==> flow/design.v <==
typedef enum logic [2:0] {
	S_IDLE,
	S_ENABLE_UART_RX,
	S_WAIT_UART_RX,
	S_M1,
	S_M2,
	S_M3
}top_state_type;
typedef enum logic [5:0] {
	S_M1_IDLE,
	S_M1_Lead_in_0,
	S_M1_Lead_in_1,
	S_M1_Lead_in_2,
	S_M1_Lead_in_3,
	S_M1_Lead_in_4,
	S_M1_Lead_in_5,
	S_M1_Lead_in_6,
	S_M1_Lead_in_7,
	S_M1_Lead_in_8,
	S_M1_Loop_0,
	S_M1_Loop_1,
	S_M1_Loop_2,
	S_M1_Loop_3,
	S_M1_Loop_4,
	S_M1_Loop_5,
	S_M1_Loop_6,
	S_M1_Loop_7,
	S_M1_Loop_8,
	S_M1_Loop_9,
	S_M1_Loop_10,
	S_M1_Loop_11,
	S_M1_Loop_12,
	S_M1_Loop_13,
	S_M1_Loop_14,
	S_M1_Loop_15,
	S_M1_Lead_out_0,
	S_M1_Lead_out_1,
	S_M1_Lead_out_2,
	S_M1_Lead_out_3,
	S_M1_Lead_out_4,
	S_M1_Lead_out_5,
	S_M1_Lead_out_6,
	S_M1_Lead_out_7,
	S_M1_Lead_out_8,
	S_M1_Lead_out_9,
	S_M1_Lead_out_10,
	S_M1_Lead_out_11,
	S_M1_Lead_out_12,
	S_M1_Lead_out_13,
	S_M1_Lead_out_14,
	S_M1_Lead_out_15,
	S_M1_Lead_out_16,
	S_M1_Lead_out_17,
	S_M1_Lead_out_18,
	S_M1_Lead_out_19,
	S_M1_Lead_out_20,
	S_M1_Lead_out_21,
	S_M1_Lead_out_22,
	S_M1_Lead_out_23,
	S_M1_Lead_out_24,
	S_M1_Lead_out_25,
	S_M1_Lead_out_26,
	S_M1_Lead_out_27,
	S_M1_Lead_out_28,
	S_M1_Lead_out_29,
	S_M1_1,
	S_M1_DONE
}M1_state_type;
typedef enum logic [2:0] {
	S_M2_IDLE,
	S_M2_1,
	S_M2_DONE
}M2_state_type;
typedef enum logic [2:0] {
	S_M3_IDLE,
	S_M3_1,
	S_M3_DONE
}M3_state_type;
typedef enum logic [1:0] {
	S_RXC_IDLE,
	S_RXC_SYNC,
	S_RXC_ASSEMBLE_DATA,
	S_RXC_STOP_BIT
} RX_Controller_state_type;
typedef enum logic [2:0] {
	S_US_IDLE,
	S_US_STRIP_FILE_HEADER_1,
	S_US_STRIP_FILE_HEADER_2,
	S_US_START_FIRST_BYTE_RECEIVE,
	S_US_WRITE_FIRST_BYTE,
	S_US_START_SECOND_BYTE_RECEIVE,
	S_US_WRITE_SECOND_BYTE
} UART_SRAM_state_type;
typedef enum logic [3:0] {
	S_VS_WAIT_NEW_PIXEL_ROW,
	S_VS_NEW_PIXEL_ROW_DELAY_1,
	S_VS_NEW_PIXEL_ROW_DELAY_2,
	S_VS_NEW_PIXEL_ROW_DELAY_3,
	S_VS_NEW_PIXEL_ROW_DELAY_4,
	S_VS_NEW_PIXEL_ROW_DELAY_5,
	S_VS_FETCH_PIXEL_DATA_0,
	S_VS_FETCH_PIXEL_DATA_1,
	S_VS_FETCH_PIXEL_DATA_2,
	S_VS_FETCH_PIXEL_DATA_3
} VGA_SRAM_state_type;
`timescale 1ns/100ps
`default_nettype none
module M1 (
    input logic CLOCK_50_I,                    
    input logic resetn,                        
    input logic M1_start,
    output logic M1_done,
    input logic [15:0] M1_SRAM_read_data,
    output logic [15:0] M1_SRAM_write_data,
    output logic [17:0] M1_SRAM_address,
    output logic M1_SRAM_we_n,
    output logic [31:0] M1_mult_1_in1,
    output logic [31:0] M1_mult_1_in2,
    output logic [31:0] M1_mult_2_in1,
    output logic [31:0] M1_mult_2_in2,
    output logic [31:0] M1_mult_3_in1,
    output logic [31:0] M1_mult_3_in2,
    input logic [63:0] M1_mult_res_1,
    input logic [63:0] M1_mult_res_2,
    input logic [63:0] M1_mult_res_3
);
M1_state_type top_state;
parameter Y_base_address = 18'd0,
            U_base_address = 18'd38400,
             V_base_address = 18'd57600,
             RGB_base_address = 18'd146944,
        R_rem = 32'd14608704,
        G_rem = 32'd8879296,
        B_rem = 32'd18148672,
        Y_coe = 18'd76284,
        R_U_coe = 18'd0,
        R_V_coe = 18'd104595,
        G_U_coe = 18'd25624,
        G_V_coe = 18'd53281,
        B_U_coe = 18'd132251,
        B_V_coe = 18'd0,
        UV_5_coe = 18'd21,
        UV_3_coe = 18'd52,
        UV_1_coe = 18'd159,
        UV_rem = 18'd128;
logic [31:0] mult_op_1, mult_op_2, mult_op_3, mult_op_4, mult_op_5, mult_op_6;
logic [63:0] mult_res_1, mult_res_2, mult_res_3;
assign M1_mult_1_in1 = mult_op_1;
assign M1_mult_1_in2 = mult_op_2;
assign M1_mult_2_in1 = mult_op_3;
assign M1_mult_2_in2 = mult_op_4;
assign M1_mult_3_in1 = mult_op_5;
assign M1_mult_3_in2 = mult_op_6;
assign mult_res_1 = M1_mult_res_1;
assign mult_res_2 = M1_mult_res_2;
assign mult_res_3 = M1_mult_res_3;
logic [17:0] Y_counter;
logic [17:0] U_V_counter;
logic [17:0] RGB_counter;
logic [7:0] line_counter;
logic [15:0] Y_data;  
logic [7:0] U_prime_data;  
logic [7:0] U_buffer;  
logic [7:0] U_jplus5_data;
logic [7:0] U_jplus3_data;
logic [7:0] U_jplus1_data;
logic [7:0] U_jminus1_data;
logic [7:0] U_jminus3_data;
logic [7:0] U_jminus5_data;
logic [7:0] V_prime_data;  
logic [7:0] V_buffer;  
logic [7:0] V_jplus5_data;
logic [7:0] V_jplus3_data;
logic [7:0] V_jplus1_data;
logic [7:0] V_jminus1_data;
logic [7:0] V_jminus3_data;
logic [7:0] V_jminus5_data;
logic [63:0] R_data;  
logic [63:0] G_data;  
logic [63:0] B_data;  
logic start_buf;
always @(posedge CLOCK_50_I or negedge resetn) begin
    if (~resetn) begin
        top_state <= S_M1_IDLE;
        start_buf <= 1'b0;
        M1_done <= 1'b0;
        mult_op_1 <= 32'd0;
        mult_op_2 <= 32'd0;
        mult_op_3 <= 32'd0;
        mult_op_4 <= 32'd0;
        mult_op_5 <= 32'd0;
        mult_op_6 <= 32'd0;
        Y_counter <= 18'd0;
        U_V_counter <= 18'd0;
        RGB_counter <= 18'd0;
        Y_data <= 16'd0;
        U_prime_data <= 8'd0;
        U_buffer <= 8'd0;
        U_jplus5_data <= 8'd0;
        U_jplus3_data <= 8'd0;
        U_jplus1_data <= 8'd0;
        U_jminus1_data <= 8'd0;
        U_jminus3_data <= 8'd0;
        U_jminus5_data <= 8'd0;
        V_prime_data <= 8'd0;
        V_buffer <= 8'd0;
        V_jplus5_data <= 8'd0;
        V_jplus3_data <= 8'd0;
        V_jplus1_data <= 8'd0;
        V_jminus1_data <= 8'd0;
        V_jminus3_data <= 8'd0;
        V_jminus5_data <= 8'd0;
        R_data <= 8'd0;
        G_data <= 8'd0;
        B_data <= 8'd0;
        M1_SRAM_address <= 18'd0;
        M1_SRAM_write_data <= 16'd0;
        M1_SRAM_we_n <= 1'b1;
    end else begin
			start_buf <= M1_start;
        case (top_state)
        S_M1_IDLE: begin
            if(M1_start && ~start_buf) begin
              M1_SRAM_address <= Y_base_address + Y_counter;
                top_state <= S_M1_Lead_in_0;
            end
        end
        S_M1_Lead_in_0: begin
            M1_SRAM_address <= U_base_address + U_V_counter;
            M1_SRAM_we_n <= 1'b1;
            top_state <= S_M1_Lead_in_1;
        end
        S_M1_Lead_in_1: begin
            M1_SRAM_address <= V_base_address + U_V_counter;
            U_V_counter <= U_V_counter + 18'd1;
            top_state <= S_M1_Lead_in_2;
        end
        S_M1_Lead_in_2: begin
            M1_SRAM_address <= U_base_address + U_V_counter;
            Y_data <= M1_SRAM_read_data;  
            top_state <= S_M1_Lead_in_3;
        end
        S_M1_Lead_in_3: begin
            M1_SRAM_address <= V_base_address + U_V_counter;
            U_prime_data <= M1_SRAM_read_data[15:8];  
            U_jplus1_data <= M1_SRAM_read_data[7:0];  
            U_jminus1_data <= M1_SRAM_read_data[15:8];  
            U_jminus3_data <= M1_SRAM_read_data[15:8];  
            U_jminus5_data <= M1_SRAM_read_data[15:8];  
            top_state <= S_M1_Lead_in_4;
        end
        S_M1_Lead_in_4: begin
            V_prime_data <= M1_SRAM_read_data[15:8];  
            V_jplus1_data <= M1_SRAM_read_data[7:0];  
            V_jminus1_data <= M1_SRAM_read_data[15:8];  
            V_jminus3_data <= M1_SRAM_read_data[15:8];  
            V_jminus5_data <= M1_SRAM_read_data[15:8];  
            mult_op_1 <= Y_coe;
            mult_op_2 <= Y_data[15:8];
            mult_op_3 <= R_U_coe;
            mult_op_4 <= U_prime_data;
            mult_op_5 <= R_V_coe;
            mult_op_6 <= M1_SRAM_read_data[15:8];
            top_state <= S_M1_Lead_in_5;
        end
        S_M1_Lead_in_5: begin
            U_jplus5_data <= M1_SRAM_read_data[7:0];  
            U_jplus3_data <= M1_SRAM_read_data[15:8];  
            R_data <= (mult_res_1 + mult_res_3 - R_rem);
            mult_op_3 <= G_U_coe;
            mult_op_5 <= G_V_coe;
            top_state <= S_M1_Lead_in_6;
        end
        S_M1_Lead_in_6: begin
            V_jplus5_data <= M1_SRAM_read_data[7:0];  
            V_jplus3_data <= M1_SRAM_read_data[15:8];  
            G_data <= (mult_res_1 - mult_res_2 - mult_res_3 + G_rem);
            mult_op_3 <= B_U_coe;
            mult_op_5 <= B_V_coe;
        if (RGB_counter != 18'd0) RGB_counter <= RGB_counter + 18'd1;
            top_state <= S_M1_Lead_in_7;
        end
        S_M1_Lead_in_7: begin
            M1_SRAM_address <= RGB_base_address + RGB_counter;
            M1_SRAM_we_n <= 1'b0;
            M1_SRAM_write_data[15:8] <= (R_data[31] == 1'b1)?8'b0:((|R_data[30:24])?8'd255:R_data[23:16]);
            M1_SRAM_write_data[7:0] <= (G_data[31] == 1'b1)?8'b0:((|G_data[30:24])?8'd255:G_data[23:16]);;
            B_data <= (mult_res_1 + mult_res_2 - B_rem);
            mult_op_1 <= UV_5_coe;
            mult_op_2 <= U_jplus5_data + U_jminus5_data;
            mult_op_3 <= UV_3_coe;
            mult_op_4 <= U_jplus3_data + U_jminus3_data;
            mult_op_5 <= UV_1_coe;
            mult_op_6 <= U_jplus1_data + U_jminus1_data;
            Y_counter <= Y_counter + 18'd1;
            top_state <= S_M1_Lead_in_8;
        end
        S_M1_Lead_in_8: begin
            M1_SRAM_address <= Y_base_address + Y_counter;
            M1_SRAM_we_n <= 1'b1;
            U_prime_data <= (mult_res_1 - mult_res_2 + mult_res_3 + UV_rem) >> 8;
            mult_op_1 <= UV_5_coe;
            mult_op_2 <= V_jplus5_data + V_jminus5_data;
            mult_op_3 <= UV_3_coe;
            mult_op_4 <= V_jplus3_data + V_jminus3_data;
            mult_op_5 <= UV_1_coe;
            mult_op_6 <= V_jplus1_data + V_jminus1_data;
            U_V_counter <= U_V_counter + 18'd1;
            top_state <= S_M1_Loop_0;
        end
        S_M1_Loop_0: begin
            M1_SRAM_address <= U_base_address + U_V_counter;
            V_prime_data <= (mult_res_1 - mult_res_2 + mult_res_3 + UV_rem) >> 8;
            mult_op_1 <= Y_coe;
            mult_op_2 <= Y_data[7:0];
            mult_op_3 <= R_U_coe;
            mult_op_4 <= U_prime_data;
            mult_op_5 <= R_V_coe;
            mult_op_6 <= (mult_res_1 - mult_res_2 + mult_res_3 + UV_rem) >> 8;
            top_state <= S_M1_Loop_1;
        end
        S_M1_Loop_1: begin
            M1_SRAM_address <= V_base_address + U_V_counter;
            R_data <= (mult_res_1 + mult_res_3 - R_rem);
            mult_op_3 <= G_U_coe;
            mult_op_5 <= G_V_coe;
            RGB_counter <= RGB_counter + 18'd1;
            top_state <= S_M1_Loop_2;
        end
        S_M1_Loop_2: begin
            M1_SRAM_address <= RGB_base_address + RGB_counter;
            Y_data <= M1_SRAM_read_data;  
            M1_SRAM_we_n <= 1'b0;
            M1_SRAM_write_data[15:8] <= (B_data[31] == 1'b1)?8'b0:((|B_data[30:24])?8'd255:B_data[23:16]);;
            M1_SRAM_write_data[7:0] <= (R_data[31] == 1'b1)?8'b0:((|R_data[30:24])?8'd255:R_data[23:16]);;
            U_prime_data <= U_jplus1_data;
            G_data <= (mult_res_1 - mult_res_2 - mult_res_3 + G_rem);
            mult_op_3 <= B_U_coe;
            mult_op_5 <= B_V_coe;
            top_state <= S_M1_Loop_3;
        end
        S_M1_Loop_3: begin
            M1_SRAM_we_n <= 1'b1;
            U_buffer <= M1_SRAM_read_data[7:0];  
            U_jplus5_data <= M1_SRAM_read_data[15:8];  
            U_jplus3_data <= U_jplus5_data;  
            U_jplus1_data <= U_jplus3_data;  
            U_jminus1_data <= U_jplus1_data;  
            U_jminus3_data <= U_jminus1_data;
            U_jminus5_data <= U_jminus3_data;
            V_prime_data <= V_jplus1_data;
            B_data <= (mult_res_1 + mult_res_2 - B_rem);
            mult_op_1 <= Y_coe;
            mult_op_2 <= Y_data[15:8];
            mult_op_3 <= R_U_coe;
            mult_op_4 <= U_prime_data;
            mult_op_5 <= R_V_coe;
            mult_op_6 <= V_jplus1_data;
            RGB_counter <= RGB_counter + 18'd1;
            top_state <= S_M1_Loop_4;
        end
        S_M1_Loop_4: begin
            M1_SRAM_address <= RGB_base_address + RGB_counter;
            M1_SRAM_we_n <= 1'b0;
            M1_SRAM_write_data[15:8] <= (G_data[31] == 1'b1)?8'b0:((|G_data[30:24])?8'd255:G_data[23:16]);;
            M1_SRAM_write_data[7:0] <= (B_data[31] == 1'b1)?8'b0:((|B_data[30:24])?8'd255:B_data[23:16]);;
            V_buffer <= M1_SRAM_read_data[7:0];  
            V_jplus5_data <= M1_SRAM_read_data[15:8];  
            V_jplus3_data <= V_jplus5_data;  
            V_jplus1_data <= V_jplus3_data;  
            V_jminus1_data <= V_jplus1_data;  
            V_jminus3_data <= V_jminus1_data;
            V_jminus5_data <= V_jminus3_data;
            R_data <= (mult_res_1 + mult_res_3 - R_rem);
            mult_op_3 <= G_U_coe;
            mult_op_5 <= G_V_coe;
            top_state <= S_M1_Loop_5;
        end
        S_M1_Loop_5: begin
            M1_SRAM_we_n <= 1'b1;
            G_data <= (mult_res_1 - mult_res_2 - mult_res_3 + G_rem);
            mult_op_3 <= B_U_coe;
            mult_op_5 <= B_V_coe;
            RGB_counter <= RGB_counter + 18'd1;
            top_state <= S_M1_Loop_6;
        end
        S_M1_Loop_6: begin
            M1_SRAM_address <= RGB_base_address + RGB_counter;
            M1_SRAM_we_n <= 1'b0;
            M1_SRAM_write_data[15:8] <= (R_data[31] == 1'b1)?8'b0:((|R_data[30:24])?8'd255:R_data[23:16]);;
            M1_SRAM_write_data[7:0] <= (G_data[31] == 1'b1)?8'b0:((|G_data[30:24])?8'd255:G_data[23:16]);;
            B_data <= (mult_res_1 + mult_res_2 - B_rem);
            mult_op_1 <= UV_5_coe;
            mult_op_2 <= U_jplus5_data + U_jminus5_data;
            mult_op_3 <= UV_3_coe;
            mult_op_4 <= U_jplus3_data + U_jminus3_data;
            mult_op_5 <= UV_1_coe;
            mult_op_6 <= U_jplus1_data + U_jminus1_data;
            Y_counter <= Y_counter + 18'd1;
            top_state <= S_M1_Loop_7;
        end
        S_M1_Loop_7: begin
            M1_SRAM_address <= Y_base_address + Y_counter;
            M1_SRAM_we_n <= 1'b1;
            U_prime_data <= (mult_res_1 - mult_res_2 + mult_res_3 + UV_rem) >> 8;
            mult_op_2 <= V_jplus5_data + V_jminus5_data;
            mult_op_4 <= V_jplus3_data + V_jminus3_data;
            mult_op_6 <= V_jplus1_data + V_jminus1_data;
            top_state <= S_M1_Loop_8;
        end
        S_M1_Loop_8: begin
            V_prime_data <= (mult_res_1 - mult_res_2 + mult_res_3 + UV_rem) >> 8;
            mult_op_1 <= Y_coe;
            mult_op_2 <= Y_data[7:0];
            mult_op_3 <= R_U_coe;
            mult_op_4 <= U_prime_data;
            mult_op_5 <= R_V_coe;
            mult_op_6 <= (mult_res_1 - mult_res_2 + mult_res_3 + UV_rem) >> 8;
            top_state <= S_M1_Loop_9;
        end
        S_M1_Loop_9: begin
            R_data <= (mult_res_1 + mult_res_3 - R_rem);
            mult_op_3 <= G_U_coe;
            mult_op_5 <= G_V_coe;
            RGB_counter <= RGB_counter + 18'd1;
            top_state <= S_M1_Loop_10;
        end
        S_M1_Loop_10: begin
            M1_SRAM_address <= RGB_base_address + RGB_counter;
            Y_data <= M1_SRAM_read_data;  
            M1_SRAM_we_n <= 1'b0;
            M1_SRAM_write_data[15:8] <= (B_data[31] == 1'b1)?8'b0:((|B_data[30:24])?8'd255:B_data[23:16]);;
            M1_SRAM_write_data[7:0] <= (R_data[31] == 1'b1)?8'b0:((|R_data[30:24])?8'd255:R_data[23:16]);;
            U_prime_data <= U_jplus1_data;
            G_data <= (mult_res_1 - mult_res_2 - mult_res_3 + G_rem);
            mult_op_3 <= B_U_coe;
            mult_op_5 <= B_V_coe;
            top_state <= S_M1_Loop_11;
        end
        S_M1_Loop_11: begin
            M1_SRAM_we_n <= 1'b1;
            U_jplus5_data <= U_buffer;
            U_jplus3_data <= U_jplus5_data;  
            U_jplus1_data <= U_jplus3_data;  
            U_jminus1_data <= U_jplus1_data;  
            U_jminus3_data <= U_jminus1_data;
            U_jminus5_data <= U_jminus3_data;
            V_prime_data <= V_jplus1_data;
            B_data <= (mult_res_1 + mult_res_2 - B_rem);
            mult_op_1 <= Y_coe;
            mult_op_2 <= Y_data[15:8];
            mult_op_3 <= R_U_coe;
            mult_op_4 <= U_prime_data;
            mult_op_5 <= R_V_coe;
            mult_op_6 <= V_jplus1_data;
            RGB_counter <= RGB_counter + 18'd1;
            top_state <= S_M1_Loop_12;
        end
        S_M1_Loop_12: begin
            M1_SRAM_address <= RGB_base_address + RGB_counter;
            M1_SRAM_we_n <= 1'b0;
            M1_SRAM_write_data[15:8] <= (G_data[31] == 1'b1)?8'b0:((|G_data[30:24])?8'd255:G_data[23:16]);;
            M1_SRAM_write_data[7:0] <= (B_data[31] == 1'b1)?8'b0:((|B_data[30:24])?8'd255:B_data[23:16]);;
            V_jplus5_data <= V_buffer;
            V_jplus3_data <= V_jplus5_data;
            V_jplus1_data <= V_jplus3_data;
            V_jminus1_data <= V_jplus1_data;
            V_jminus3_data <= V_jminus1_data;
            V_jminus5_data <= V_jminus3_data;
            R_data <= (mult_res_1 + mult_res_3 - R_rem);
            mult_op_3 <= G_U_coe;
            mult_op_5 <= G_V_coe;
            top_state <= S_M1_Loop_13;
        end
        S_M1_Loop_13: begin
            M1_SRAM_we_n <= 1'b1;
            G_data <= (mult_res_1 - mult_res_2 - mult_res_3 + G_rem);
            mult_op_3 <= B_U_coe;
            mult_op_5 <= B_V_coe;
            RGB_counter <= RGB_counter + 18'd1;
            top_state <= S_M1_Loop_14;
        end
        S_M1_Loop_14: begin
            M1_SRAM_address <= RGB_base_address + RGB_counter;
            M1_SRAM_we_n <= 1'b0;
            M1_SRAM_write_data[15:8] <= (R_data[31] == 1'b1)?8'b0:((|R_data[30:24])?8'd255:R_data[23:16]);;
            M1_SRAM_write_data[7:0] <= (G_data[31] == 1'b1)?8'b0:((|G_data[30:24])?8'd255:G_data[23:16]);;
            B_data <= (mult_res_1 + mult_res_2 - B_rem);
            mult_op_1 <= UV_5_coe;
            mult_op_2 <= U_jplus5_data + U_jminus5_data;
            mult_op_3 <= UV_3_coe;
            mult_op_4 <= U_jplus3_data + U_jminus3_data;
            mult_op_5 <= UV_1_coe;
            mult_op_6 <= U_jplus1_data + U_jminus1_data;
            Y_counter <= Y_counter + 18'd1;
            top_state <= S_M1_Loop_15;
        end
        S_M1_Loop_15: begin
            M1_SRAM_address <= Y_base_address + Y_counter;
            M1_SRAM_we_n <= 1'b1;
            U_prime_data <= (mult_res_1 - mult_res_2 + mult_res_3 + UV_rem) >> 8;
            mult_op_2 <= V_jplus5_data + V_jminus5_data;
            mult_op_4 <= V_jplus3_data + V_jminus3_data;
            mult_op_6 <= V_jplus1_data + V_jminus1_data;
            if (U_V_counter % 18'd80 == 18'd79) begin
                top_state <= S_M1_Lead_out_0;
            end else begin
                U_V_counter <= U_V_counter + 18'd1;
                top_state <= S_M1_Loop_0;
        end
        end
        S_M1_Lead_out_0: begin
                        V_prime_data <= (mult_res_1 - mult_res_2 + mult_res_3 + UV_rem) >> 8;
                        mult_op_1 <= Y_coe;
                        mult_op_2 <= Y_data[7:0];
                        mult_op_3 <= R_U_coe;
                        mult_op_4 <= U_prime_data;
                        mult_op_5 <= R_V_coe;
                        mult_op_6 <= ((mult_res_1 - mult_res_2 + mult_res_3 + UV_rem) >> 8);
            top_state <= S_M1_Lead_out_1;
        end
        S_M1_Lead_out_1: begin
                        R_data <= (mult_res_1 + mult_res_3 - R_rem);
                        mult_op_3 <= G_U_coe;
                        mult_op_5 <= G_V_coe;
                        RGB_counter <= RGB_counter + 18'd1;
            top_state <= S_M1_Lead_out_2;
        end
        S_M1_Lead_out_2: begin
                        M1_SRAM_address <= RGB_base_address + RGB_counter;
                        Y_data <= M1_SRAM_read_data;
                        M1_SRAM_we_n <= 1'b0;
                        M1_SRAM_write_data[15:8] <= (B_data[31] == 1'b1)?8'b0:((|B_data[30:24])?8'd255:B_data[23:16]);;
                        M1_SRAM_write_data[7:0] <= (R_data[31] == 1'b1)?8'b0:((|R_data[30:24])?8'd255:R_data[23:16]);;
                        U_prime_data <= U_jplus1_data;
                        G_data <= (mult_res_1 - mult_res_2 - mult_res_3 + G_rem);
                        mult_op_3 <= B_U_coe;
                        mult_op_5 <= B_V_coe;
            top_state <= S_M1_Lead_out_3;
        end
        S_M1_Lead_out_3: begin
                        M1_SRAM_we_n <= 1'b1;
                        U_jplus3_data <= U_jplus5_data;
                        U_jplus1_data <= U_jplus3_data;
                        U_jminus1_data <= U_jplus1_data;
                        U_jminus3_data <= U_jminus1_data;
                        U_jminus5_data <= U_jminus3_data;
                        V_prime_data <= V_jplus1_data;
                        B_data <= (mult_res_1 + mult_res_2 - B_rem);
                        mult_op_1 <= Y_coe;
                        mult_op_2 <= Y_data[15:8];
                        mult_op_3 <= R_U_coe;
                        mult_op_4 <= U_prime_data;
                        mult_op_5 <= R_V_coe;
                        mult_op_6 <= V_jplus1_data;
                        RGB_counter <= RGB_counter + 18'd1;
            top_state <= S_M1_Lead_out_4;
        end
        S_M1_Lead_out_4: begin
                        M1_SRAM_address <= RGB_base_address + RGB_counter;
                        M1_SRAM_we_n <= 1'b0;
                        M1_SRAM_write_data[15:8] <= (G_data[31] == 1'b1)?8'b0:((|G_data[30:24])?8'd255:G_data[23:16]);;
                        M1_SRAM_write_data[7:0] <= (B_data[31] == 1'b1)?8'b0:((|B_data[30:24])?8'd255:B_data[23:16]);;
                        V_jplus3_data <= V_jplus5_data;
                        V_jplus1_data <= V_jplus3_data;
                        V_jminus1_data <= V_jplus1_data;
                        V_jminus3_data <= V_jminus1_data;
                        V_jminus5_data <= V_jminus3_data;
                        R_data <= (mult_res_1 + mult_res_3 - R_rem);
                        mult_op_3 <= G_U_coe;
                        mult_op_5 <= G_V_coe;
            top_state <= S_M1_Lead_out_5;
        end
        S_M1_Lead_out_5: begin
                        M1_SRAM_we_n <= 1'b1;
                        G_data <= (mult_res_1 - mult_res_2 - mult_res_3 + G_rem);
                        mult_op_3 <= B_U_coe;
                        mult_op_5 <= B_V_coe;
                        RGB_counter <= RGB_counter + 18'd1;
            top_state <= S_M1_Lead_out_6;
        end
        S_M1_Lead_out_6: begin
                        M1_SRAM_address <= RGB_base_address + RGB_counter;
                        M1_SRAM_we_n <= 1'b0;
                        M1_SRAM_write_data[15:8] <= (R_data[31] == 1'b1)?8'b0:((|R_data[30:24])?8'd255:R_data[23:16]);;
                        M1_SRAM_write_data[7:0] <= (G_data[31] == 1'b1)?8'b0:((|G_data[30:24])?8'd255:G_data[23:16]);;
                        B_data <= (mult_res_1 + mult_res_2 - B_rem);
                        mult_op_1 <= UV_5_coe;
                        mult_op_2 <= U_jplus5_data + U_jminus5_data;
                        mult_op_3 <= UV_3_coe;
                        mult_op_4 <= U_jplus3_data + U_jminus3_data;
                        mult_op_5 <= UV_1_coe;
                        mult_op_6 <= U_jplus1_data + U_jminus1_data;
                        Y_counter <= Y_counter + 18'd1;
            top_state <= S_M1_Lead_out_7;
        end
        S_M1_Lead_out_7: begin
                        M1_SRAM_address <= Y_base_address + Y_counter;
                        M1_SRAM_we_n <= 1'b1;
                        U_prime_data <= (mult_res_1 - mult_res_2 + mult_res_3 + UV_rem) >> 8;
                        mult_op_2 <= V_jplus5_data + V_jminus5_data;
                        mult_op_4 <= V_jplus3_data + V_jminus3_data;
                        mult_op_6 <= V_jplus1_data + V_jminus1_data;
            top_state <= S_M1_Lead_out_8;
        end
        S_M1_Lead_out_8: begin
                        V_prime_data <= (mult_res_1 - mult_res_2 + mult_res_3 + UV_rem) >> 8;
                        mult_op_1 <= Y_coe;
                        mult_op_2 <= Y_data[7:0];
                        mult_op_3 <= R_U_coe;
                        mult_op_4 <= U_prime_data;
                        mult_op_5 <= R_V_coe;
                        mult_op_6 <= ((mult_res_1 - mult_res_2 + mult_res_3 + UV_rem) >> 8);
            top_state <= S_M1_Lead_out_9;
        end
        S_M1_Lead_out_9: begin
                        R_data <= (mult_res_1 + mult_res_3 - R_rem);
                        mult_op_3 <= G_U_coe;
                        mult_op_5 <= G_V_coe;
                        RGB_counter <= RGB_counter + 18'd1;
            top_state <= S_M1_Lead_out_10;
        end
        S_M1_Lead_out_10: begin
                        M1_SRAM_address <= RGB_base_address + RGB_counter;
                        Y_data <= M1_SRAM_read_data;
                        M1_SRAM_we_n <= 1'b0;
                        M1_SRAM_write_data[15:8] <= (B_data[31] == 1'b1)?8'b0:((|B_data[30:24])?8'd255:B_data[23:16]);;
                        M1_SRAM_write_data[7:0] <= (R_data[31] == 1'b1)?8'b0:((|R_data[30:24])?8'd255:R_data[23:16]);;
                        U_prime_data <= U_jplus1_data;
                        G_data <= (mult_res_1 - mult_res_2 - mult_res_3 + G_rem);
                        mult_op_3 <= B_U_coe;
                        mult_op_5 <= B_V_coe;
            top_state <= S_M1_Lead_out_11;
        end
        S_M1_Lead_out_11: begin
                        M1_SRAM_we_n <= 1'b1;
                        U_jplus1_data <= U_jplus3_data;
                        U_jminus1_data <= U_jplus1_data;
                        U_jminus3_data <= U_jminus1_data;
                        U_jminus5_data <= U_jminus3_data;
                        V_prime_data <= V_jplus1_data;
                        B_data <= (mult_res_1 + mult_res_2 - B_rem);
                        mult_op_1 <= Y_coe;
                        mult_op_2 <= Y_data[15:8];
                        mult_op_3 <= R_U_coe;
                        mult_op_4 <= U_prime_data;
                        mult_op_5 <= R_V_coe;
                        mult_op_6 <= V_jplus1_data;
                        RGB_counter <= RGB_counter + 18'd1;
            top_state <= S_M1_Lead_out_12;
        end
        S_M1_Lead_out_12: begin
                        M1_SRAM_address <= RGB_base_address + RGB_counter;
                        M1_SRAM_we_n <= 1'b0;
                        M1_SRAM_write_data[15:8] <= (G_data[31] == 1'b1)?8'b0:((|G_data[30:24])?8'd255:G_data[23:16]);;
                        M1_SRAM_write_data[7:0] <= (B_data[31] == 1'b1)?8'b0:((|B_data[30:24])?8'd255:B_data[23:16]);;
                        V_jplus1_data <= V_jplus3_data;
                        V_jminus1_data <= V_jplus1_data;
                        V_jminus3_data <= V_jminus1_data;
                        V_jminus5_data <= V_jminus3_data;
                        R_data <= (mult_res_1 + mult_res_3 - R_rem);
                        mult_op_3 <= G_U_coe;
                        mult_op_5 <= G_V_coe;
            top_state <= S_M1_Lead_out_13;
        end
        S_M1_Lead_out_13: begin
                        M1_SRAM_we_n <= 1'b1;
                        G_data <= (mult_res_1 - mult_res_2 - mult_res_3 + G_rem);
                        mult_op_3 <= B_U_coe;
                        mult_op_5 <= B_V_coe;
                        RGB_counter <= RGB_counter + 18'd1;
            top_state <= S_M1_Lead_out_14;
        end
        S_M1_Lead_out_14: begin
                        M1_SRAM_address <= RGB_base_address + RGB_counter;
                        M1_SRAM_we_n <= 1'b0;
                        M1_SRAM_write_data[15:8] <= (R_data[31] == 1'b1)?8'b0:((|R_data[30:24])?8'd255:R_data[23:16]);;
                        M1_SRAM_write_data[7:0] <= (G_data[31] == 1'b1)?8'b0:((|G_data[30:24])?8'd255:G_data[23:16]);;
                        B_data <= (mult_res_1 + mult_res_2 - B_rem);
                        mult_op_1 <= UV_5_coe;
                        mult_op_2 <= U_jplus5_data + U_jminus5_data;
                        mult_op_3 <= UV_3_coe;
                        mult_op_4 <= U_jplus3_data + U_jminus3_data;
                        mult_op_5 <= UV_1_coe;
                        mult_op_6 <= U_jplus1_data + U_jminus1_data;
                        Y_counter <= Y_counter + 18'd1;
            top_state <= S_M1_Lead_out_15;
        end
        S_M1_Lead_out_15: begin
                        M1_SRAM_address <= Y_base_address + Y_counter;
                        M1_SRAM_we_n <= 1'b1;
                        U_prime_data <= (mult_res_1 - mult_res_2 + mult_res_3 + UV_rem) >> 8;
                        mult_op_2 <= V_jplus5_data + V_jminus5_data;
                        mult_op_4 <= V_jplus3_data + V_jminus3_data;
                        mult_op_6 <= V_jplus1_data + V_jminus1_data;
            top_state <= S_M1_Lead_out_16;
        end
        S_M1_Lead_out_16: begin
                        V_prime_data <= (mult_res_1 - mult_res_2 + mult_res_3 + UV_rem) >> 8;
                        mult_op_1 <= Y_coe;
                        mult_op_2 <= Y_data[7:0];
                        mult_op_3 <= R_U_coe;
                        mult_op_4 <= U_prime_data;
                        mult_op_5 <= R_V_coe;
                        mult_op_6 <= ((mult_res_1 - mult_res_2 + mult_res_3 + UV_rem) >> 8);
            top_state <= S_M1_Lead_out_17;
        end
        S_M1_Lead_out_17: begin
                        R_data <= (mult_res_1 + mult_res_3 - R_rem);
                        mult_op_3 <= G_U_coe;
                        mult_op_5 <= G_V_coe;
                        RGB_counter <= RGB_counter + 18'd1;
            top_state <= S_M1_Lead_out_18;
        end
        S_M1_Lead_out_18: begin
                        M1_SRAM_address <= RGB_base_address + RGB_counter;
                        Y_data <= M1_SRAM_read_data;
                        M1_SRAM_we_n <= 1'b0;
                        M1_SRAM_write_data[15:8] <= (B_data[31] == 1'b1)?8'b0:((|B_data[30:24])?8'd255:B_data[23:16]);;
                        M1_SRAM_write_data[7:0] <= (R_data[31] == 1'b1)?8'b0:((|R_data[30:24])?8'd255:R_data[23:16]);;
                        U_prime_data <= U_jplus1_data;
                        G_data <= (mult_res_1 - mult_res_2 - mult_res_3 + G_rem);
                        mult_op_3 <= B_U_coe;
                        mult_op_5 <= B_V_coe;
            top_state <= S_M1_Lead_out_19;
        end
        S_M1_Lead_out_19: begin
                        M1_SRAM_we_n <= 1'b1;
                        U_jminus1_data <= U_jplus1_data;
                        U_jminus3_data <= U_jminus1_data;
                        U_jminus5_data <= U_jminus3_data;
                        V_prime_data <= V_jplus1_data;
                        B_data <= (mult_res_1 + mult_res_2 - B_rem);
                        mult_op_1 <= Y_coe;
                        mult_op_2 <= Y_data[15:8];
                        mult_op_3 <= R_U_coe;
                        mult_op_4 <= U_prime_data;
                        mult_op_5 <= R_V_coe;
                        mult_op_6 <= V_jplus1_data;
                        RGB_counter <= RGB_counter + 18'd1;
            top_state <= S_M1_Lead_out_20;
        end
        S_M1_Lead_out_20: begin
                        M1_SRAM_address <= RGB_base_address + RGB_counter;
                        M1_SRAM_we_n <= 1'b0;
                        M1_SRAM_write_data[15:8] <= (G_data[31] == 1'b1)?8'b0:((|G_data[30:24])?8'd255:G_data[23:16]);;
                        M1_SRAM_write_data[7:0] <= (B_data[31] == 1'b1)?8'b0:((|B_data[30:24])?8'd255:B_data[23:16]);;
                        V_jminus1_data <= V_jplus1_data;
                        V_jminus3_data <= V_jminus1_data;
                        V_jminus5_data <= V_jminus3_data;
                        R_data <= (mult_res_1 + mult_res_3 - R_rem);
                        mult_op_3 <= G_U_coe;
                        mult_op_5 <= G_V_coe;
            top_state <= S_M1_Lead_out_21;
        end
        S_M1_Lead_out_21: begin
                        M1_SRAM_we_n <= 1'b1;
                        G_data <= (mult_res_1 - mult_res_2 - mult_res_3 + G_rem);
                        mult_op_3 <= B_U_coe;
                        mult_op_5 <= B_V_coe;
                        RGB_counter <= RGB_counter + 18'd1;
            top_state <= S_M1_Lead_out_22;
        end
        S_M1_Lead_out_22: begin
                        M1_SRAM_address <= RGB_base_address + RGB_counter;
                        M1_SRAM_we_n <= 1'b0;
                        M1_SRAM_write_data[15:8] <= (R_data[31] == 1'b1)?8'b0:((|R_data[30:24])?8'd255:R_data[23:16]);;
                        M1_SRAM_write_data[7:0] <= (G_data[31] == 1'b1)?8'b0:((|G_data[30:24])?8'd255:G_data[23:16]);;
                        B_data <= (mult_res_1 + mult_res_2 - B_rem);
                        mult_op_1 <= UV_5_coe;
                        mult_op_2 <= U_jplus5_data + U_jminus5_data;
                        mult_op_3 <= UV_3_coe;
                        mult_op_4 <= U_jplus3_data + U_jminus3_data;
                        mult_op_5 <= UV_1_coe;
                        mult_op_6 <= U_jplus1_data + U_jminus1_data;
            top_state <= S_M1_Lead_out_23;
        end
        S_M1_Lead_out_23: begin
                        M1_SRAM_we_n <= 1'b1;
                        U_prime_data <= (mult_res_1 - mult_res_2 + mult_res_3 + UV_rem) >> 8;
                        mult_op_2 <= V_jplus5_data + V_jminus5_data;
                        mult_op_4 <= V_jplus3_data + V_jminus3_data;
                        mult_op_6 <= V_jplus1_data + V_jminus1_data;
            top_state <= S_M1_Lead_out_24;
        end
        S_M1_Lead_out_24: begin
                        V_prime_data <= (mult_res_1 - mult_res_2 + mult_res_3 + UV_rem) >> 8;
                        mult_op_1 <= Y_coe;
                        mult_op_2 <= Y_data[7:0];
                        mult_op_3 <= R_U_coe;
                        mult_op_4 <= U_prime_data;
                        mult_op_5 <= R_V_coe;
                        mult_op_6 <= ((mult_res_1 - mult_res_2 + mult_res_3 + UV_rem) >> 8);
            top_state <= S_M1_Lead_out_25;
        end
        S_M1_Lead_out_25: begin
                        R_data <= (mult_res_1 + mult_res_3 - R_rem);
                        mult_op_3 <= G_U_coe;
                        mult_op_5 <= G_V_coe;
                        RGB_counter <= RGB_counter + 18'd1;
            top_state <= S_M1_Lead_out_26;
        end
        S_M1_Lead_out_26: begin
                        M1_SRAM_address <= RGB_base_address + RGB_counter;
                        M1_SRAM_we_n <= 1'b0;
                        M1_SRAM_write_data[15:8] <= (B_data[31] == 1'b1)?8'b0:((|B_data[30:24])?8'd255:B_data[23:16]);;
                        M1_SRAM_write_data[7:0] <= (R_data[31] == 1'b1)?8'b0:((|R_data[30:24])?8'd255:R_data[23:16]);;
                        G_data <= (mult_res_1 - mult_res_2 - mult_res_3 + G_rem);
                        mult_op_3 <= B_U_coe;
                        mult_op_5 <= B_V_coe;
            top_state <= S_M1_Lead_out_27;
        end
        S_M1_Lead_out_27: begin
                        M1_SRAM_we_n <= 1'b1;
                        B_data <= (mult_res_1 + M1_mult_res_2 - B_rem);
                        RGB_counter <= RGB_counter + 18'd1;
            top_state <= S_M1_Lead_out_28;
        end
        S_M1_Lead_out_28: begin
                        M1_SRAM_address <= RGB_base_address + RGB_counter;
                        M1_SRAM_we_n <= 1'b0;
                        M1_SRAM_write_data[15:8] <= (G_data[31] == 1'b1)?8'b0:((|G_data[30:24])?8'd255:G_data[23:16]);;
                        M1_SRAM_write_data[7:0] <= (B_data[31] == 1'b1)?8'b0:((|B_data[30:24])?8'd255:B_data[23:16]);;
            Y_counter <= Y_counter + 18'd1;
            top_state <= S_M1_Lead_out_29;
        end
        S_M1_Lead_out_29: begin
            M1_SRAM_we_n <= 1'b1;
            M1_SRAM_address <= Y_base_address + Y_counter;
            if (Y_counter >= 18'd38399) begin
                top_state <= S_M1_1;
            end else begin
                U_V_counter <= U_V_counter + 18'd1;
                top_state <= S_M1_Lead_in_0;
            end
        end
        S_M1_1: begin
            top_state <= S_M1_DONE;
        end
        S_M1_DONE: begin
            M1_done <= 1'b1;
        end
        default: top_state <= S_M1_IDLE;
        endcase
    end
end
endmodule
`timescale 1ns/100ps
`default_nettype none
module upsample_csc (
    input  logic        clk,
    input  logic        resetn,
    input  logic        start,
    output logic        done,
    input  logic [15:0] sram_read_data,
    output logic [15:0] sram_write_data,
    output logic [17:0] sram_address,
    output logic        sram_we_n
);
logic [31:0] mult_1_in1, mult_1_in2;
logic [31:0] mult_2_in1, mult_2_in2;
logic [31:0] mult_3_in1, mult_3_in2;
logic [63:0] mult_1_res, mult_2_res, mult_3_res;
assign mult_1_res = mult_1_in1 * mult_1_in2;
assign mult_2_res = mult_2_in1 * mult_2_in2;
assign mult_3_res = mult_3_in1 * mult_3_in2;
M1 M1_unit (
    .CLOCK_50_I(clk),
    .resetn(resetn),
    .M1_start(start),
    .M1_done(done),
    .M1_SRAM_read_data(sram_read_data),
    .M1_SRAM_write_data(sram_write_data),
    .M1_SRAM_address(sram_address),
    .M1_SRAM_we_n(sram_we_n),
    .M1_mult_1_in1(mult_1_in1),
    .M1_mult_1_in2(mult_1_in2),
    .M1_mult_2_in1(mult_2_in1),
    .M1_mult_2_in2(mult_2_in2),
    .M1_mult_3_in1(mult_3_in1),
    .M1_mult_3_in2(mult_3_in2),
    .M1_mult_res_1(mult_1_res),
    .M1_mult_res_2(mult_2_res),
    .M1_mult_res_3(mult_3_res)
);
endmodule
Tool chain data of upsample_csc. Tool output for the design above, in the order of the flow. Lines are those of the file above, counted from 1. The mark - stands for no value.

Design top: upsample_csc. Clock input: clk. Cell library: sky130hd. Library corner: tt_025C_1v80.

Word level. Counts by Yosys on the flattened word-level netlist (proc, flatten, opt, wreduce; memories kept). Register bits leave out memories and registers merged into their read ports (data or address). Print and check cells are left out.

For multiply operators the number is 3. The entry for order comparisons reads 1. For $add $sub $neg the number is 21. The entry for reductions and logical operators reads 56. Muxes and demuxes: 39. The figure for divide/modulo/power cells is 1. The figure for bitwise gates (word level) is 2. Equality and inequality tests: 62.

Operators by type and width (count): 32-bit by 32-bit multiplier with 40-bit output (3); 32-bit case mux with 4-bit select (3); 6-bit case mux with 58-bit select (1); 32-bit case mux with 5-bit select (1); 8-bit case mux with 2-bit select (10); 6-bit == test with constant B (26); 18-bit by 7-bit remainder unit with 18-bit output with constant B (1); 8-bit case mux with 3-bit select (5); 6-bit by 5-bit == test with 1-bit output with constant B (16); 32-bit case mux with 3-bit select (1); 18-bit case mux with 5-bit select (1); 18-bit 2-to-1 mux (4); 32-bit adder (2); 32-bit case mux with 2-bit select (1); 18-bit by 1-bit adder with 18-bit output with constant B (3); 6-bit OR reduction (9); 8-bit by 8-bit adder with 9-bit output (6); 18-bit case mux with 3-bit select (1); 12-bit OR reduction (4); 6-bit by 4-bit == test with 1-bit output with constant B (8); 8-bit 2-to-1 mux (6); 40-bit adder (1); 40-bit subtractor (1); 40-bit by 8-bit adder with 40-bit output with constant B (1); 16-bit by 18-bit adder with 18-bit output with constant A (2); 18-bit nonzero test (2); 18-bit case mux with 2-bit select (1); 32-bit by 24-bit adder with 32-bit output with constant B (1).

Not listed: further kinds 31, cells in them 64.

For bits of input ports the number is 19. For bits in registers the number is 521. For cells after elaboration the number is 219.

Logic depth. Depth = most cells in a row (Yosys ltp): at word level without a register or memory, in the mapped netlist without a sequential cell, where the memories' decode and read muxes count.

Under depth after elaboration stands 5. The entry for ABC_AREA reads 1. The figure for depth in mapped cells is 73. For gate-level depth less buffers the number is 71.

Synthesis result. Source: synth_stat.txt of the flow (Yosys; design flattened, memories mapped). It holds for the ABC_AREA given above (unset counts as 0); a run with the other value may have another netlist.

The figure for synthesis area is 0.0476757 sq mm. For mapped flip-flops the number is 343. Sequential part of the area: 0.0085845 sq mm. The entry for mapped cells reads 6020.

Cells by type: sky130_fd_sc_hd__ha_1 (count 881, area in all 1.1E+04 sq um); sky130_fd_sc_hd__dfrtp_1 (count 342, area in all 8.56E+03 sq um); sky130_fd_sc_hd__fa_1 (count 373, area in all 7.47E+03 sq um); sky130_fd_sc_hd__inv_1 (count 1400, area in all 5255.04 sq um); sky130_fd_sc_hd__nand2_1 (count 1036, area in all 3888.73 sq um); sky130_fd_sc_hd__xor2_1 (count 174, area in all 1.52E+03 sq um); sky130_fd_sc_hd__a21oi_1 (count 283, area in all 1.42E+03 sq um); sky130_fd_sc_hd__o21ai_0 (count 270, area in all 1.35E+03 sq um); sky130_fd_sc_hd__nor2_1 (count 339, area in all 1272.47 sq um); sky130_fd_sc_hd__nand3_1 (count 218, area in all 1.09E+03 sq um); sky130_fd_sc_hd__xnor2_1 (count 55, area in all 481.712 sq um); sky130_fd_sc_hd__clkbuf_1 (count 101, area in all 379.114 sq um); sky130_fd_sc_hd__nand2_2 (count 44, area in all 275.264 sq um); sky130_fd_sc_hd__a31oi_1 (count 41, area in all 256.496 sq um); sky130_fd_sc_hd__nand3_2 (count 24, area in all 240.23 sq um); sky130_fd_sc_hd__o21bai_1 (count 32, area in all 240.23 sq um); sky130_fd_sc_hd__nand4_1 (count 37, area in all 231.472 sq um); sky130_fd_sc_hd__nor3_1 (count 45, area in all 225.216 sq um).

Not listed: further types 50, cells in them 325.

Timing after synthesis. OpenSTA on the mapped netlist: ideal clock, no wires. The path of least setup slack (recovery checks aside). Input and output delay are each 20% of the period. Register names are those of the netlist, which keeps one name where synthesis merged equal registers.

Path type: register to register. From: register M1_unit.mult_op_1[13]. To: register M1_unit.mult_op_6[29]. Library setup time: 0.122 ns. The entry for clock period reads 11.0 ns. The figure for slack is 1.333 ns. Under path delay stands 9.668 ns. The entry for launch time at the first pin reads 0.000 ns. For data arrival time the number is 9.546 ns. The entry for buffers on the path reads 1. For driving pins on the path the number is 57. The figure for synthesis period reached is 9.667 ns.

"path delay" is the arrival time less input delay plus setup time. "driving pins on the path": output pins that drive a net of the path, with the launching flip-flop's if there is one; two outputs of one cell count as two. "synthesis period reached" is the clock period less the worst setup slack; recovery checks do not enter. This is arithmetic on one report: input and output delays are still those of the set period (20% each). The rows between start and end are the longest chain of elaborated cells between them; the timing report does not say that the signal goes this way. Where chains are equally long, one stands for them. A line is the first line of the expression or statement that the cell stems from. Yosys adds cells for indexed reads and writes and turns some case tables into memories. At most two assigning lines are given for a register; there are more.

Path through: sky130_fd_sc_hd__dfrtp_1 sky130_fd_sc_hd__clkbuf_1 sky130_fd_sc_hd__nand2_1 sky130_fd_sc_hd__inv_1 sky130_fd_sc_hd__fa_1 sky130_fd_sc_hd__fa_1 sky130_fd_sc_hd__fa_1 sky130_fd_sc_hd__ha_1 sky130_fd_sc_hd__ha_1 sky130_fd_sc_hd__ha_1 sky130_fd_sc_hd__ha_1 sky130_fd_sc_hd__inv_1 sky130_fd_sc_hd__fa_1 sky130_fd_sc_hd__inv_1 sky130_fd_sc_hd__ha_1 sky130_fd_sc_hd__a21oi_1 sky130_fd_sc_hd__o21ai_0 sky130_fd_sc_hd__xor2_1 (+21 left out) sky130_fd_sc_hd__nand2_1 sky130_fd_sc_hd__nand2_1 sky130_fd_sc_hd__nand2_1 sky130_fd_sc_hd__nand2_1 sky130_fd_sc_hd__nand2_1 sky130_fd_sc_hd__nand2_1 sky130_fd_sc_hd__nand2_1 sky130_fd_sc_hd__nand2_1 sky130_fd_sc_hd__nand2_1 sky130_fd_sc_hd__nand2_1 sky130_fd_sc_hd__nand2_1 sky130_fd_sc_hd__nand2_1 sky130_fd_sc_hd__a21oi_1 sky130_fd_sc_hd__o21ai_0 sky130_fd_sc_hd__nand2_1 sky130_fd_sc_hd__o21ai_0 sky130_fd_sc_hd__or2_2 sky130_fd_sc_hd__a32o_1. The figure for length of the longest elaborated chain is 5. The figure for elaborated cells between the ends (all ways) is 5. Those cells by class: add/sub: 3; mul: 1; mux: 1.

Ends and longest elaborated chain, after synthesis: from (decl) (RTL line 146) `logic [31:0] mult_op_1, mult_op_2, mult_op_3, mult_op_4, mult_op_5, mult_op_6;`; from (assign) (RTL line 258) `mult_op_1 <= Y_coe;`; from (assign) (RTL line 289) `mult_op_1 <= UV_5_coe;`; 32-bit by 32-bit multiplier with 40-bit output (RTL line 864) `assign mult_1_res = mult_1_in1 * mult_1_in2;`; 40-bit subtractor (RTL line 319) `mult_op_6 <= (mult_res_1 - mult_res_2 + mult_res_3 + UV_rem) >> 8;`; 40-bit adder (RTL line 319); 40-bit by 8-bit adder with 40-bit output (RTL line 319); 32-bit case mux with 5-bit select (RTL line 221) `case (top_state)`; to (assign) (RTL line 263) `mult_op_6 <= M1_SRAM_read_data[15:8];`; to (assign) (RTL line 294) `mult_op_6 <= U_jplus1_data + U_jminus1_data;`; to (decl) (RTL line 146).

Path in the finished layout. From the final timing report of entry A: the path of least setup slack in the routed layout; clock arrival at registers is part of the times.

Path type: register to register. From: register M1_unit.mult_op_2[2]. To: register M1_unit.mult_op_6[29]. The figure for slack is 0.33 ns. For driving pins on the path the number is 50. The entry for clock period reads 11.0 ns. The entry for launch time at the first pin reads 0.64 ns. Library setup time: 0.11 ns. The entry for buffers on the path reads 0. For data arrival time the number is 11.14 ns.

The rows between start and end are the longest chain of elaborated cells between them; the timing report does not say that the signal goes this way. Where chains are equally long, one stands for them. At most two assigning lines are given for a register; there are more.

Path through: sky130_fd_sc_hd__dfrtp_1 sky130_fd_sc_hd__nand2_1 sky130_fd_sc_hd__inv_1 sky130_fd_sc_hd__fa_1 sky130_fd_sc_hd__fa_1 sky130_fd_sc_hd__fa_1 sky130_fd_sc_hd__ha_1 sky130_fd_sc_hd__ha_1 sky130_fd_sc_hd__ha_1 sky130_fd_sc_hd__inv_1 sky130_fd_sc_hd__fa_1 sky130_fd_sc_hd__fa_1 sky130_fd_sc_hd__inv_1 sky130_fd_sc_hd__ha_1 sky130_fd_sc_hd__inv_1 sky130_fd_sc_hd__o21ai_0 sky130_fd_sc_hd__a21o_1 sky130_fd_sc_hd__a21oi_1 (+14 left out) sky130_fd_sc_hd__nor2_1 sky130_fd_sc_hd__xnor2_1 sky130_fd_sc_hd__ha_1 sky130_fd_sc_hd__ha_1 sky130_fd_sc_hd__nand2_1 sky130_fd_sc_hd__nand2_1 sky130_fd_sc_hd__nand2_1 sky130_fd_sc_hd__nand2_1 sky130_fd_sc_hd__nand2_1 sky130_fd_sc_hd__nand2_1 sky130_fd_sc_hd__nand2_1 sky130_fd_sc_hd__nand2_1 sky130_fd_sc_hd__a21oi_1 sky130_fd_sc_hd__o21ai_0 sky130_fd_sc_hd__nand2_1 sky130_fd_sc_hd__o21ai_0 sky130_fd_sc_hd__or2_2 sky130_fd_sc_hd__a32o_1. The figure for length of the longest elaborated chain is 5. The figure for elaborated cells between the ends (all ways) is 5. Those cells by class: add/sub: 3; mul: 1; mux: 1.

Ends and longest elaborated chain, post-layout: from (decl) (RTL line 146) `logic [31:0] mult_op_1, mult_op_2, mult_op_3, mult_op_4, mult_op_5, mult_op_6;`; from (assign) (RTL line 259) `mult_op_2 <= Y_data[15:8];`; from (assign) (RTL line 290) `mult_op_2 <= U_jplus5_data + U_jminus5_data;`; 32-bit by 32-bit multiplier with 40-bit output (RTL line 864) `assign mult_1_res = mult_1_in1 * mult_1_in2;`; 40-bit subtractor (RTL line 319) `mult_op_6 <= (mult_res_1 - mult_res_2 + mult_res_3 + UV_rem) >> 8;`; 40-bit adder (RTL line 319); 40-bit by 8-bit adder with 40-bit output (RTL line 319); 32-bit case mux with 5-bit select (RTL line 221) `case (top_state)`; to (assign) (RTL line 263) `mult_op_6 <= M1_SRAM_read_data[15:8];`; to (assign) (RTL line 294) `mult_op_6 <= U_jplus1_data + U_jminus1_data;`; to (decl) (RTL line 146).

# Flow runs of upsample_csc

Module upsample_csc, platform sky130hd: 3 stored runs of the flow (Yosys, OpenROAD) with differing settings, in no particular order. Input and output delays are each 20% of the period that was set; the output load is 0.01 pF. "achieved period" = clock period - worst setup slack. The figure is calculated, with input and output delays left at 20% of the set period. By "critical setup path time" is meant the share of the clock period that the worst setup path is allowed (20% is reserved at inputs, 20% at outputs), minus its slack. Clock arrival times at its registers enter into it.

Entry A has these settings: ABC_AREA 1; CAP_MARGIN 15; CELL_PAD_IN_SITES_DETAIL_PLACEMENT 0; CELL_PAD_IN_SITES_GLOBAL_PLACEMENT 3; CORE_ASPECT_RATIO 1.3; CORE_UTILIZATION 36; GPL_TIMING_DRIVEN 1; PLACE_DENSITY_LB_ADDON 0.13; SETUP_SLACK_MARGIN -0.59; SLEW_MARGIN 40; period_ns 11.0; CORE_MARGIN 2. The final setup TNS is 0.000 ns. The measured worst setup slack after layout is 0.328 ns. The final utilization comes to 39.6%. The die size stands at 0.135384 sq mm. The critical setup path time stands at 10.67 ns. Kind of the worst setup path: register to register. The standard-cell area of the final layout stands at 0.05213 sq mm. The achieved period is 10.672 ns. The measured worst hold slack is 0.472 ns. The measured post-synthesis cell area is 0.0476757 sq mm.

Entry B has these settings: ABC_AREA 1; CAP_MARGIN 5; CELL_PAD_IN_SITES_DETAIL_PLACEMENT 0; CELL_PAD_IN_SITES_GLOBAL_PLACEMENT 2; CORE_MARGIN 7; CORE_UTILIZATION 34; CTS_CLUSTER_DIAMETER 305; GPL_ROUTABILITY_DRIVEN 0; HOLD_SLACK_MARGIN -0.05; MAX_ROUTING_LAYER met4; MIN_ROUTING_LAYER met1; PLACE_DENSITY_LB_ADDON 0.15; SETUP_SLACK_MARGIN 1.5; SLEW_MARGIN 30; TNS_END_PERCENT 90; period_ns 7.82. The final setup TNS is -49.130 ns. The measured worst setup slack after layout is -1.457 ns. The final utilization comes to 45.6%. The die size stands at 0.150905 sq mm. The critical setup path time stands at 9.28 ns. Kind of the worst setup path: register to register. The standard-cell area of the final layout stands at 0.0636085 sq mm. The achieved period is 9.277 ns. The measured worst hold slack is 0.463 ns. The measured post-synthesis cell area is 0.0476757 sq mm.

Entry C has these settings: ABC_AREA 1; CAP_MARGIN 15; CELL_PAD_IN_SITES_DETAIL_PLACEMENT 0; CELL_PAD_IN_SITES_GLOBAL_PLACEMENT 3; CORE_UTILIZATION 36; GPL_TIMING_DRIVEN 0; PLACE_DENSITY_LB_ADDON 0.13; SETUP_SLACK_MARGIN -0.59; SLEW_MARGIN 40; period_ns 11.0; CORE_MARGIN 2. The final setup TNS is 0.000 ns. The measured worst setup slack after layout is 0.172 ns. The final utilization comes to 40.0%. The die size stands at 0.135358 sq mm. The critical setup path time stands at 10.83 ns. Kind of the worst setup path: register to register. The standard-cell area of the final layout stands at 0.0525904 sq mm. The achieved period is 10.828 ns. The measured worst hold slack is 0.473 ns. The measured post-synthesis cell area is 0.0476757 sq mm.
